==> flow/design.v <==
module c6502
(
    input               clock,
    input               ce,
    input               reset_n,
    output      [15:0]  address,
    input       [ 7:0]  in,
    output reg  [ 7:0]  out,
    output reg          we
);
assign address = cp ? ab : pc;
localparam
    LDC = 0,
    ZP  = 1,    ZPX = 2,    ZPY = 3,
    ABS = 4,    ABX = 5,    ABY = 6,    ABZ = 7,
    IX  = 8,    IX2 = 9,    IX3 = 10,
    IY  = 11,   IY2 = 12,   IY3 = 13,
    RUN = 14,   BRA = 15,
    JP1 = 16,   JP2 = 17,
    JND = 18,   TRM = 19,   POP = 20,   JSR = 21,
    RTS = 22;
localparam
    ORA = 0,    AND = 1,    EOR = 2,    ADC = 3,
    STA = 4,    LDA = 5,    CMP = 6,    SBC = 7,
    ASL = 8,    ROL = 9,    LSR = 10,   ROR = 11,
    BIT = 13,   DEC = 14,   INC = 15;
localparam
    DST_A = 0,  DST_X = 1,  DST_Y = 2,  DST_S = 3,
    SRC_D = 0,  SRC_X = 1,  SRC_Y = 2,  SRC_A = 3;
reg [ 7:0]  a, x, y, s, p;
reg         cp;
reg [ 4:0]  t;           
reg [ 2:0]  m;           
reg [15:0]  ab, pc;
reg [ 7:0]  op, w;       
reg [ 3:0]  alu;         
reg [ 1:0]  dst, src;
wire [8:0] zpx = in + x;
wire [8:0] zpy = in + y;
wire [3:0] bra = {p[1], p[0], p[6], p[7]};  
wire [7:0] sn  = s + 1;
always @(posedge clock)
if (reset_n == 1'b0) begin
    p  <= 8'b01100001;
    t  <= 1'b0;
    cp <= 1'b0;
    pc <= 16'h0000;
    a  <= 8'h80;
    x  <= 8'hFE;
    y  <= 8'hDA;
    s  <= 8'h00;
    we <= 1'b0;
end
else if (ce) begin
    we  <= 1'b0;
    case (t)
    LDC: begin
        pc  <= pc + 1;
        m   <= 0;
        op  <= in;
        dst <= DST_A;
        src <= SRC_D;
        casex (in)
        8'b010_011_00: t <= JP1;  
        8'b011_011_00: t <= JND;  
        8'b001_000_00: t <= JSR;  
        8'b011_000_00: t <= RTS;  
        8'bxxx_000_x1: t <= IX;
        8'bxxx_010_x1,
        8'b1xx_000_x0: t <= RUN;  
        8'bxxx_100_x1: t <= IY;
        8'bxxx_110_x1: t <= ABY;
        8'bxxx_001_xx: t <= ZP;
        8'bxxx_011_xx,
        8'b001_000_00: t <= ABS;
        8'b10x_101_1x: t <= ZPY;
        8'bxxx_101_xx: t <= ZPX;
        8'b10x_111_1x: t <= ABY;
        8'bxxx_111_xx: t <= ABX;
        8'bxxx_100_00: t <= BRA;
        default:       t <= RUN;
        endcase
        casex (in)
        8'bxxx_xxx_01: begin alu <= in[7:5]; end
        8'b100_xx1_x0: begin alu <= STA; end
        8'b101_xx1_x0,
        8'b101_000_x0,
        8'b101_010_00,
        8'b10x_010_10,
        8'b100_110_00: begin alu <= LDA; end
        8'b11x_000_00,
        8'b11x_xx1_00: begin alu <= CMP; end
        8'b001_0x1_00: begin alu <= BIT; end
        8'b110_xx1_10,
        8'b100_010_00,
        8'b110_010_10: begin alu <= DEC; end
        8'b111_xx1_10,
        8'b11x_010_00: begin alu <= INC; end
        8'b00x_110_00: begin p[0] <= in[5]; t <= LDC; end  
        8'b01x_110_00: begin p[2] <= in[5]; t <= LDC; end  
        8'b101_110_00: begin p[6] <= 1'b0;  t <= LDC; end  
        8'b11x_110_00: begin p[3] <= in[5]; t <= LDC; end  
        8'b0xx_010_10: begin alu <= {1'b1, in[7:5]}; src <= SRC_A; end
        8'b0xx_xx1_10: begin alu <= {1'b1, in[7:5]}; end
        8'b111_010_10: begin t <= LDC; end
        8'b100_110_10: begin t <= LDC; s <= x; end
        8'b101_110_10: begin x <= s; p[7] <= s[7]; p[1] <= s == 0; t <= LDC; end
        8'b0x0_010_00: begin
            t   <= TRM;
            we  <= 1;
            cp  <= 1;
            out <= in[6] ? a : (p | 8'h30);
            ab  <= {8'h01, s};
            s   <= s - 1;
        end
        8'b0x1_010_00: begin t <= POP; cp <= 1; ab <= {8'h01, sn}; s <= sn; end
        8'b011_000_00: begin cp <= 1; ab <= {8'h01, sn}; end
        endcase
        casex (in)
        8'h86, 8'hA6, 8'hB6, 8'h96, 8'h8E, 8'hAE,
        8'hBE, 8'hA2, 8'hCA, 8'hE8, 8'h9A,
        8'hE0, 8'b111_xx1_00:
            dst <= DST_X;
        8'hA0, 8'h84, 8'hA4, 8'h88, 8'hC8,
        8'h8C, 8'hAC, 8'h94, 8'hB4, 8'hBC,
        8'hC0, 8'b110_xx1_00:
            dst <= DST_Y;
        endcase
        case (in)
        8'hE8, 8'hCA, 8'h8A: src <= SRC_X;  
        8'h88, 8'hC8, 8'h98: src <= SRC_Y;  
        8'hA8, 8'hAA: src <= SRC_A;  
        endcase
    end
    ZP:  begin t <= RUN; ab <= in;       cp <= 1; pc <= pc + 1; end
    ZPX: begin t <= RUN; ab <= zpx[7:0]; cp <= 1; pc <= pc + 1; end
    ZPY: begin t <= RUN; ab <= zpy[7:0]; cp <= 1; pc <= pc + 1; end
    ABS: begin t <= ABZ; pc <= pc + 1; ab <= in; end
    ABX: begin t <= ABZ; pc <= pc + 1; ab <= zpx; end
    ABY: begin t <= ABZ; pc <= pc + 1; ab <= zpy; end
    ABZ: begin t <= RUN; pc <= pc + 1; ab[15:8] <= ab[15:8] + in; cp <= 1; end
    IX:  begin t <= IX2; pc <= pc + 1; cp <= 1; ab <= zpx[7:0]; end
    IY:  begin t <= IY2; pc <= pc + 1; cp <= 1; ab <= in; end
    IX2: begin t <= IX3; w  <= in; ab[7:0] <= ab[7:0] + 1; end
    IY2: begin t <= IY3; w  <= in; ab[7:0] <= ab[7:0] + 1; end
    IX3: begin t <= RUN; ab <= {in, w}; end
    IY3: begin t <= RUN; ab <= {in, w} + y; end
    BRA: begin t <= LDC; pc <= pc + 1 + ((bra[op[7:6]] == op[5]) ? {{8{in[7]}}, in[7:0]} : 0); end
    JP1: begin t <= JP2; pc <= pc + 1; w <= in; end
    JP2: begin t <= LDC; pc <= {in, w}; end
    JND: case (m)
        0: begin m <= 1;   ab[ 7:0] <= in; pc <= pc + 1; end
        1: begin m <= 2;   ab[15:8] <= in; pc <= pc + 1; cp <= 1; end
        2: begin m <= 3;   pc[ 7:0] <= in; ab[7:0] <= ab[7:0] + 1; end
        3: begin t <= LDC; pc[15:8] <= in; cp <= 0; end
    endcase
    POP: begin t <= LDC; cp <= 0; if (op[6]) begin a <= in; p[7] <= in[7]; p[1] <= in == 0; end else p <= in; end
    JSR: case (m)
        0: begin m <= 1; w  <= in; pc <= pc + 1; end
        1: begin m <= 2; we <= 1; out <= pc[15:8]; ab      <= {8'h01, s};  pc[15:8] <= in; cp <= 1;end
        2: begin m <= 3; we <= 1; out <= pc[ 7:0]; ab[7:0] <= ab[7:0] - 1; pc[7:0]  <= w;  end
        3: begin t <= LDC; cp <= 0; s <= s - 2; end
    endcase
    RTS: case (m)
        0: begin m <= 1;   pc[7:0] <= in; ab[7:0] <= ab[7:0] + 1; end
        1: begin t <= LDC; pc <= {in, pc[7:0]} + 1; s <= s + 2; cp <= 0; end
    endcase
    RUN: begin
        cp <= 0;
        t  <= LDC;
        casex (op) 8'bxxx_010_x1, 8'b1xx_000_x0: pc <= pc + 1; endcase
        casex (op)
            8'b100_xxx_01,
            8'b100_xx1_x0: begin t <= TRM; out <= R; we <= 1'b1; cp <= 1'b1; end
            8'bxxx_xxx_01,
            8'b0xx_010_10,
            8'b100_010_10,
            8'b100_110_00: begin a <= R; p <= F; end
            8'b101_xx1_00,
            8'b101_000_00,
            8'b1x0_010_00,
            8'b101_010_00: begin y <= R; p <= F; end
            8'b101_xx1_10,
            8'b101_000_10,
            8'b111_010_00,
            8'b110_010_10,
            8'b101_010_10: begin x <= R; p <= F; end
            8'b0xx_xx1_10,
            8'b11x_xx1_10: begin t <= TRM; out <= R; we <= 1'b1; cp <= 1'b1; p <= F; end
            8'b110_xxx_01,
            8'b11x_000_00,
            8'b11x_xx1_00,
            8'b001_0x1_00: begin p <= F; end
        endcase
    end
    TRM: begin cp <= 0; t <= LDC; end
    endcase
end
wire [7:0] op1 =
    dst == DST_A ? a :
    dst == DST_X ? x :
    dst == DST_Y ? y : s;
wire [7:0] op2 =
    src == SRC_A ? a :
    src == SRC_X ? x :
    src == SRC_Y ? y : in;
wire [8:0] R =
    alu == ORA ? op1 | op2 :
    alu == AND ? op1 & op2 :
    alu == EOR ? op1 ^ op2 :
    alu == ADC ? op1 + op2 + cin :
    alu == STA ? op1 :
    alu == LDA ? op2 :
    alu == CMP ? op1 - op2 :
    alu == SBC ? op1 - op2 - !cin :
    alu == ASL ? {op2[6:0], 1'b0} :
    alu == ROL ? {op2[6:0], cin} :
    alu == LSR ? {1'b0, op2[7:1]} :
    alu == ROR ? {cin, op2[7:1]} :
    alu == BIT ? op1 & op2 :
    alu == DEC ? op2 - 1 :
    alu == INC ? op2 + 1 : 0;
wire sign  =  R[7];         
wire zero  = ~|R[7:0];      
wire oadc  = (op1[7] ^ op2[7] ^ 1'b1) & (op1[7] ^ R[7]);
wire osbc  = (op1[7] ^ op2[7] ^ 1'b0) & (op1[7] ^ R[7]);
wire cin   =  p[0];
wire carry =  R[8];
wire [7:0] F =
    alu == ADC ? {sign, oadc, p[5:2], zero,  carry} :
    alu == CMP ? {sign,       p[6:2], zero, ~carry} :
    alu == SBC ? {sign, osbc, p[5:2], zero, ~carry} :
    alu == ASL || alu == ROL ? {sign, p[6:2], zero, op2[7]} :
    alu == LSR || alu == ROR ? {sign, p[6:2], zero, op2[0]} :
    alu == BIT ? {op2[7:6], p[5:2], zero, p[0]} :
                 {sign,     p[6:2], zero, p[0]};
endmodule
### From RTL to reports: c6502

What the tools print for c6502, step after step.
Lines are those of the file above, counted from 1.
Library cell names are shortened.
The mark - stands for no value.

| design | value |
|---|---|
| top module | c6502 |
| clock input | clock |
| standard-cell library | sky130hd |
| corner | tt_025C_1v80 |

### Word level

Yosys after proc, flatten, opt, wreduce and memory -nomap, before mapping. Memory bits, and registers merged into a memory's read port (data or address), are not among the register bits. Print and check cells are not counted. Equal cells are merged and count once.

| bit counts | value |
|---|---|
| register bits after elaboration | 112 |
| input port bits | 11 |
| output and inout bits | 25 |
| word-level cells | 430 |

| cells by class | value |
|---|---|
| add/subtract/negate cells | 19 |
| equal/unequal tests | 171 |
| shifts and indexed selects | 1 |
| multiplexer cells | 123 |
| bitwise logic cells | 11 |
| reductions and logical operators | 81 |

Operators by type and width:

| operator | number |
|---|---|
| equality test 8 bit with constant B | 38 |
| two-way mux 8 bit | 32 |
| case mux 8 bit (select 2 bit) | 12 |
| two-way mux 9 bit | 15 |
| case mux 8 bit (select 7 bit) | 2 |
| equality test 5 bit with constant B | 17 |
| case mux 8 bit (select 10 bit) | 1 |
| case mux 8 bit (select 9 bit) | 1 |
| case mux 8 bit (select 3 bit) | 3 |
| case mux 5 bit (select 12 bit) | 1 |
| equality test 7 bit with constant B | 7 |
| equality test 6 bit with constant B | 8 |
| case mux 5 bit (select 9 bit) | 1 |
| equality test 5 x 4 -> 1 bit with constant B | 8 |
| AND reduction 5 bit | 8 |
| inequality test 2 bit with constant B | 18 |
| equality test 4 bit with constant B | 9 |
| adder 16 x 1 -> 16 bit with constant B | 2 |
| equality test 4 x 3 -> 1 bit with constant B | 8 |
| case mux 4 bit (select 8 bit) | 1 |
| two-way mux 16 bit | 2 |
| OR reduction 2 bit | 15 |
| two-way mux 1 bit | 29 |
| adder 8 x 8 -> 9 bit | 3 |
| OR reduction 3 bit | 8 |
| AND reduction 6 bit | 4 |
| equality test 8 x 7 -> 1 bit with constant B | 3 |
| case mux 4 bit (select 2 bit) | 3 |

Other operator kinds: 80; their cells: 147.

### Logic depth

Depth = most cells in a row (Yosys ltp): at word level without a register or memory, in the mapped netlist without a sequential cell, where the memories' decode and read muxes count.

| depth | value |
|---|---|
| depth after elaboration | 31 |
| ABC_AREA | 0 |
| gate-level depth with buffers | 17 |
| gate-level depth less buffers | 16 |

### Synthesis result

Yosys stat after the flow's synthesis: flattened, memories mapped to cells. It holds for the ABC_AREA given above (unset counts as 0); a run with the other value may have another netlist.
The area totals of this step are shown rounded.

| synthesis totals | value |
|---|---|
| cell count | 1816 |
| mapped area | 13800 µm² |
| area of sequential cells | 3100 µm² |
| mapped flip-flops | 133 |
| buffer cells | 128 |

Cell types:

| cell type | number | total area (µm²) |
|---|---|---|
| dfxtp_1 | 89 | 1.78E+03 |
| edfxtp_1 | 44 | 1.32E+03 |
| ha_1 | 85 | 1063.52 |
| a21oi_1 | 148 | 740.71 |
| nand2_1 | 194 | 728.198 |
| xnor2_1 | 75 | 656.88 |
| o21ai_0 | 113 | 565.542 |
| nor2_1 | 133 | 499.229 |
| mux2i_1 | 44 | 440.422 |
| clkbuf_1 | 108 | 405.389 |
| inv_1 | 86 | 322.81 |
| mux2_2 | 28 | 315.302 |
| nand3_1 | 56 | 280.269 |
| nor3_1 | 55 | 275.264 |
| o211ai_1 | 33 | 247.738 |
| xor2_1 | 28 | 245.235 |
| a211oi_1 | 27 | 202.694 |
| a22oi_1 | 24 | 180.173 |

Other cell types: 63; their cells: 446.

### Timing after synthesis

Path of least setup slack by OpenSTA after synthesis, without wires, with an ideal clock, recovery checks aside; 20% of the period is set as input and as output delay. Where synthesis merged equal registers, the netlist keeps one of their names.

| timing path post-synthesis | value |
|---|---|
| path type | input to register |
| start | in in[0] |
| end | reg out[7] |
| clock period | 10000 ps |
| input delay | 2000 ps |
| setup time | 272 ps |
| launch time at the first pin | 2000 ps |
| arrival | 5845 ps |
| data required time | 9728 ps |
| slack | 3883 ps |
| path delay | 4117 ps |
| stages | 15 |
| path buffers | 0 |
| synthesis period reached | 6117 ps |

"path delay" is the arrival time less input delay plus setup time.
"stages" counts driving pins, that of a launching flip-flop among them; a cell with two outputs on the path counts twice.
"synthesis period reached" = period - worst setup slack (recovery checks aside). The figure is calculated, with input and output delays left at 20% of the set period.
Between the ends stands the longest chain of elaborated cells between them, by number of cells; it is not shown to be the way that was timed. Of several equally long chains one is given.
A line is the first line of the expression or statement that the cell stems from. Yosys adds cells for indexed reads and writes and turns some case tables into memories.
A register here has more assigning lines than the two given.
Ways into the end's enable are left out, as the timed path ends at the data pin.

| on the way, post-synthesis | value |
|---|---|
| path through | mux2_2 > o21a_1 > a21boi_0 > inv_1 > ha_1 > fa_1 > or3_1 > and3_1 > a2111oi_0 > nor3_1 > or4_1 > nand3_1 > nand4_1 > nand2_1 > o221ai_1 |
| cells in the longest elaborated chain | 22 |
| elaborated cells on any way between the ends | 29 |
| classes of those cells | 6 x add/sub; 1 x eq/ne; 22 x mux |

RTL lines, path post-synthesis:

| item | line | RTL |
|---|---|---|
| start: declaration | 7 | `input       [ 7:0]  in,` |
| two-way mux 8 bit | 206 | `src == SRC_Y ? y : in;` |
| two-way mux 8 bit | 205 | `src == SRC_X ? x :` |
| two-way mux 8 bit | 204 | `src == SRC_A ? a :` |
| adder 8 x 1 -> 9 bit | 222 | `alu == INC ? op2 + 1 : 0;` |
| two-way mux 9 bit | 222 |  |
| two-way mux 9 bit | 221 | `alu == DEC ? op2 - 1 :` |
| two-way mux 9 bit | 220 | `alu == BIT ? op1 & op2 :` |
| [... 7 more ...] | - |  |
| two-way mux 9 bit | 212 | `alu == STA ? op1 :` |
| two-way mux 9 bit | 211 | `alu == ADC ? op1 + op2 + cin :` |
| two-way mux 9 bit | 210 | `alu == EOR ? op1 ^ op2 :` |
| two-way mux 9 bit | 209 | `alu == AND ? op1 & op2 :` |
| two-way mux 9 bit | 208 | `alu == ORA ? op1 \| op2 :` |
| two-way mux 8 bit (2 in a row) | 172 | `casex (op)` |
| case mux 8 bit (select 3 bit) | 56 | `case (t)` |
| end: assignment | 112 | `out <= in[6] ? a : (p \| 8'h30);` |
| end: assignment | 160 | `1: begin m <= 2; we <= 1; out <= pc[15:8]; ab      <= {8'h01, s};  pc[15:8] <= in; cp <= 1;end` |
| end: declaration | 8 | `output reg  [ 7:0]  out,` |

### Worst path after layout

Path of least setup slack in the final report of run A (OpenROAD, finished layout, wires in). Where an end is a register, its clock arrival counts in the times.
The report prints the path's times to 10 ps; the period is as set.

| timing path after layout | value |
|---|---|
| path type | input to register |
| start | in in[0] |
| end | reg out[7] |
| clock period | 10000 ps |
| input delay | 2000 ps |
| setup time | 300 ps |
| launch time at the first pin | 2000 ps |
| arrival | 7200 ps |
| data required time | 10170 ps |
| slack | 2970 ps |
| stages | 16 |
| path buffers | 1 |

Between the ends stands the longest chain of elaborated cells between them, by number of cells; it is not shown to be the way that was timed. Of several equally long chains one is given.
A register here has more assigning lines than the two given.
Ways into the end's enable are left out, as the timed path ends at the data pin.

| on the way, after layout | value |
|---|---|
| path through | clkdlybuf4s50_1 > mux2_2 > o21a_1 > a21boi_0 > inv_1 > ha_1 > fa_1 > or3_1 > and3_1 > a2111oi_0 > nor3_1 > or4_1 > nand3_1 > nand4_1 > nand2_1 > o221ai_1 |
| cells in the longest elaborated chain | 22 |
| elaborated cells on any way between the ends | 29 |
| classes of those cells | 6 x add/sub; 1 x eq/ne; 22 x mux |

RTL lines, path after layout:

| item | line | RTL |
|---|---|---|
| start: declaration | 7 | `input       [ 7:0]  in,` |
| two-way mux 8 bit | 206 | `src == SRC_Y ? y : in;` |
| two-way mux 8 bit | 205 | `src == SRC_X ? x :` |
| two-way mux 8 bit | 204 | `src == SRC_A ? a :` |
| adder 8 x 1 -> 9 bit | 222 | `alu == INC ? op2 + 1 : 0;` |
| two-way mux 9 bit | 222 |  |
| two-way mux 9 bit | 221 | `alu == DEC ? op2 - 1 :` |
| two-way mux 9 bit | 220 | `alu == BIT ? op1 & op2 :` |
| [... 7 more ...] | - |  |
| two-way mux 9 bit | 212 | `alu == STA ? op1 :` |
| two-way mux 9 bit | 211 | `alu == ADC ? op1 + op2 + cin :` |
| two-way mux 9 bit | 210 | `alu == EOR ? op1 ^ op2 :` |
| two-way mux 9 bit | 209 | `alu == AND ? op1 & op2 :` |
| two-way mux 9 bit | 208 | `alu == ORA ? op1 \| op2 :` |
| two-way mux 8 bit (2 in a row) | 172 | `casex (op)` |
| case mux 8 bit (select 3 bit) | 56 | `case (t)` |
| end: assignment | 112 | `out <= in[6] ? a : (p \| 8'h30);` |
| end: assignment | 160 | `1: begin m <= 2; we <= 1; out <= pc[15:8]; ab      <= {8'h01, s};  pc[15:8] <= in; cp <= 1;end` |
| end: declaration | 8 | `output reg  [ 7:0]  out,` |

# Flow runs of c6502

Measured data: module c6502, platform sky130hd, 5 stored runs of the flow under differing settings, order arbitrary. Input and output delays are each 20% of the period that was set; the output load is 0.01 pF.
"critical setup path time": the worst setup path's part of the clock period (all of it between registers, 20% less for each end at a port) less its slack. A launch clock that arrives late makes it longer, a capture clock that arrives late makes it shorter.
"total power after layout": no workload was simulated; the value follows from the tool's default switching activity.
"critical setup path time" is given in steps of 10 ps.
The measured numbers are rounded.

#### Run A

| setting | value |
|---|---|
| CAP_MARGIN | `20` |
| CELL_PAD_IN_SITES_DETAIL_PLACEMENT | `1` |
| CELL_PAD_IN_SITES_GLOBAL_PLACEMENT | `1` |
| CORE_MARGIN | `9` |
| GPL_ROUTABILITY_DRIVEN | `0` |
| MIN_ROUTING_LAYER | `met2` |
| PLACE_DENSITY_LB_ADDON | `0.06` |
| SETUP_SLACK_MARGIN | `1.3` |
| SLEW_MARGIN | `10` |
| period_ns | `10.0` |
| CORE_UTILIZATION | `40` |

| result | value |
|---|---|
| total power after layout | 0.00214 W |
| final worst hold slack | 498 ps |
| std-cell area (final layout) | 15000 µm² |
| setup slack of the worst path | 2970 ps |
| critical setup path time | 5030 ps |
| critical path kind | input to register |
| area of the synthesized netlist | 13800 µm² |
| area of the die | 41400 µm² |

#### Run B

| setting | value |
|---|---|
| CAP_MARGIN | `15` |
| CORE_UTILIZATION | `37` |
| CTS_CLUSTER_DIAMETER | `246` |
| GPL_ROUTABILITY_DRIVEN | `0` |
| GPL_TIMING_DRIVEN | `0` |
| MAX_ROUTING_LAYER | `met5` |
| PLACE_DENSITY_LB_ADDON | `0.12` |
| SETUP_SLACK_MARGIN | `1.67` |
| period_ns | `9.26` |
| CORE_MARGIN | `2` |
| SLEW_MARGIN | `20` |

| result | value |
|---|---|
| total power after layout | 0.00219 W |
| final worst hold slack | 468 ps |
| std-cell area (final layout) | 15300 µm² |
| setup slack of the worst path | 2040 ps |
| critical setup path time | 5360 ps |
| critical path kind | input to register |
| area of the synthesized netlist | 13800 µm² |
| area of the die | 38800 µm² |

#### Run C

| setting | value |
|---|---|
| CORE_UTILIZATION | `72` |
| period_ns | `7.24` |
| CAP_MARGIN | `20` |
| CORE_MARGIN | `2` |
| SLEW_MARGIN | `20` |

| result | value |
|---|---|
| total power after layout | 0.00289 W |
| final worst hold slack | 464 ps |
| std-cell area (final layout) | 14700 µm² |
| setup slack of the worst path | 1030 ps |
| critical setup path time | 4770 ps |
| critical path kind | input to register |
| area of the synthesized netlist | 13800 µm² |
| area of the die | 20200 µm² |

#### Run D

| setting | value |
|---|---|
| ABC_AREA | `1` |
| CAP_MARGIN | `20` |
| CELL_PAD_IN_SITES_DETAIL_PLACEMENT | `1` |
| CELL_PAD_IN_SITES_GLOBAL_PLACEMENT | `1` |
| CORE_MARGIN | `9` |
| CTS_CLUSTER_SIZE | `39` |
| GPL_ROUTABILITY_DRIVEN | `1` |
| MIN_ROUTING_LAYER | `met2` |
| PLACE_DENSITY_LB_ADDON | `0.06` |
| SETUP_SLACK_MARGIN | `1.3` |
| SLEW_MARGIN | `10` |
| period_ns | `10.0` |
| CORE_UTILIZATION | `40` |

| result | value |
|---|---|
| total power after layout | 0.00229 W |
| final worst hold slack | 473 ps |
| std-cell area (final layout) | 15200 µm² |
| setup slack of the worst path | 3540 ps |
| critical setup path time | 4460 ps |
| critical path kind | input to register |
| area of the synthesized netlist | 13700 µm² |
| area of the die | 41300 µm² |

#### Run E

| setting | value |
|---|---|
| CAP_MARGIN | `15` |
| CELL_PAD_IN_SITES_DETAIL_PLACEMENT | `1` |
| CELL_PAD_IN_SITES_GLOBAL_PLACEMENT | `1` |
| CORE_MARGIN | `9` |
| GPL_ROUTABILITY_DRIVEN | `0` |
| MIN_ROUTING_LAYER | `met2` |
| PLACE_DENSITY_LB_ADDON | `0.06` |
| SETUP_SLACK_MARGIN | `1.74` |
| period_ns | `10.0` |
| CORE_UTILIZATION | `40` |
| SLEW_MARGIN | `20` |

| result | value |
|---|---|
| total power after layout | 0.00211 W |
| final worst hold slack | 509 ps |
| std-cell area (final layout) | 15000 µm² |
| setup slack of the worst path | 2980 ps |
| critical setup path time | 5020 ps |
| critical path kind | input to register |
| area of the synthesized netlist | 13800 µm² |
| area of the die | 41400 µm² |
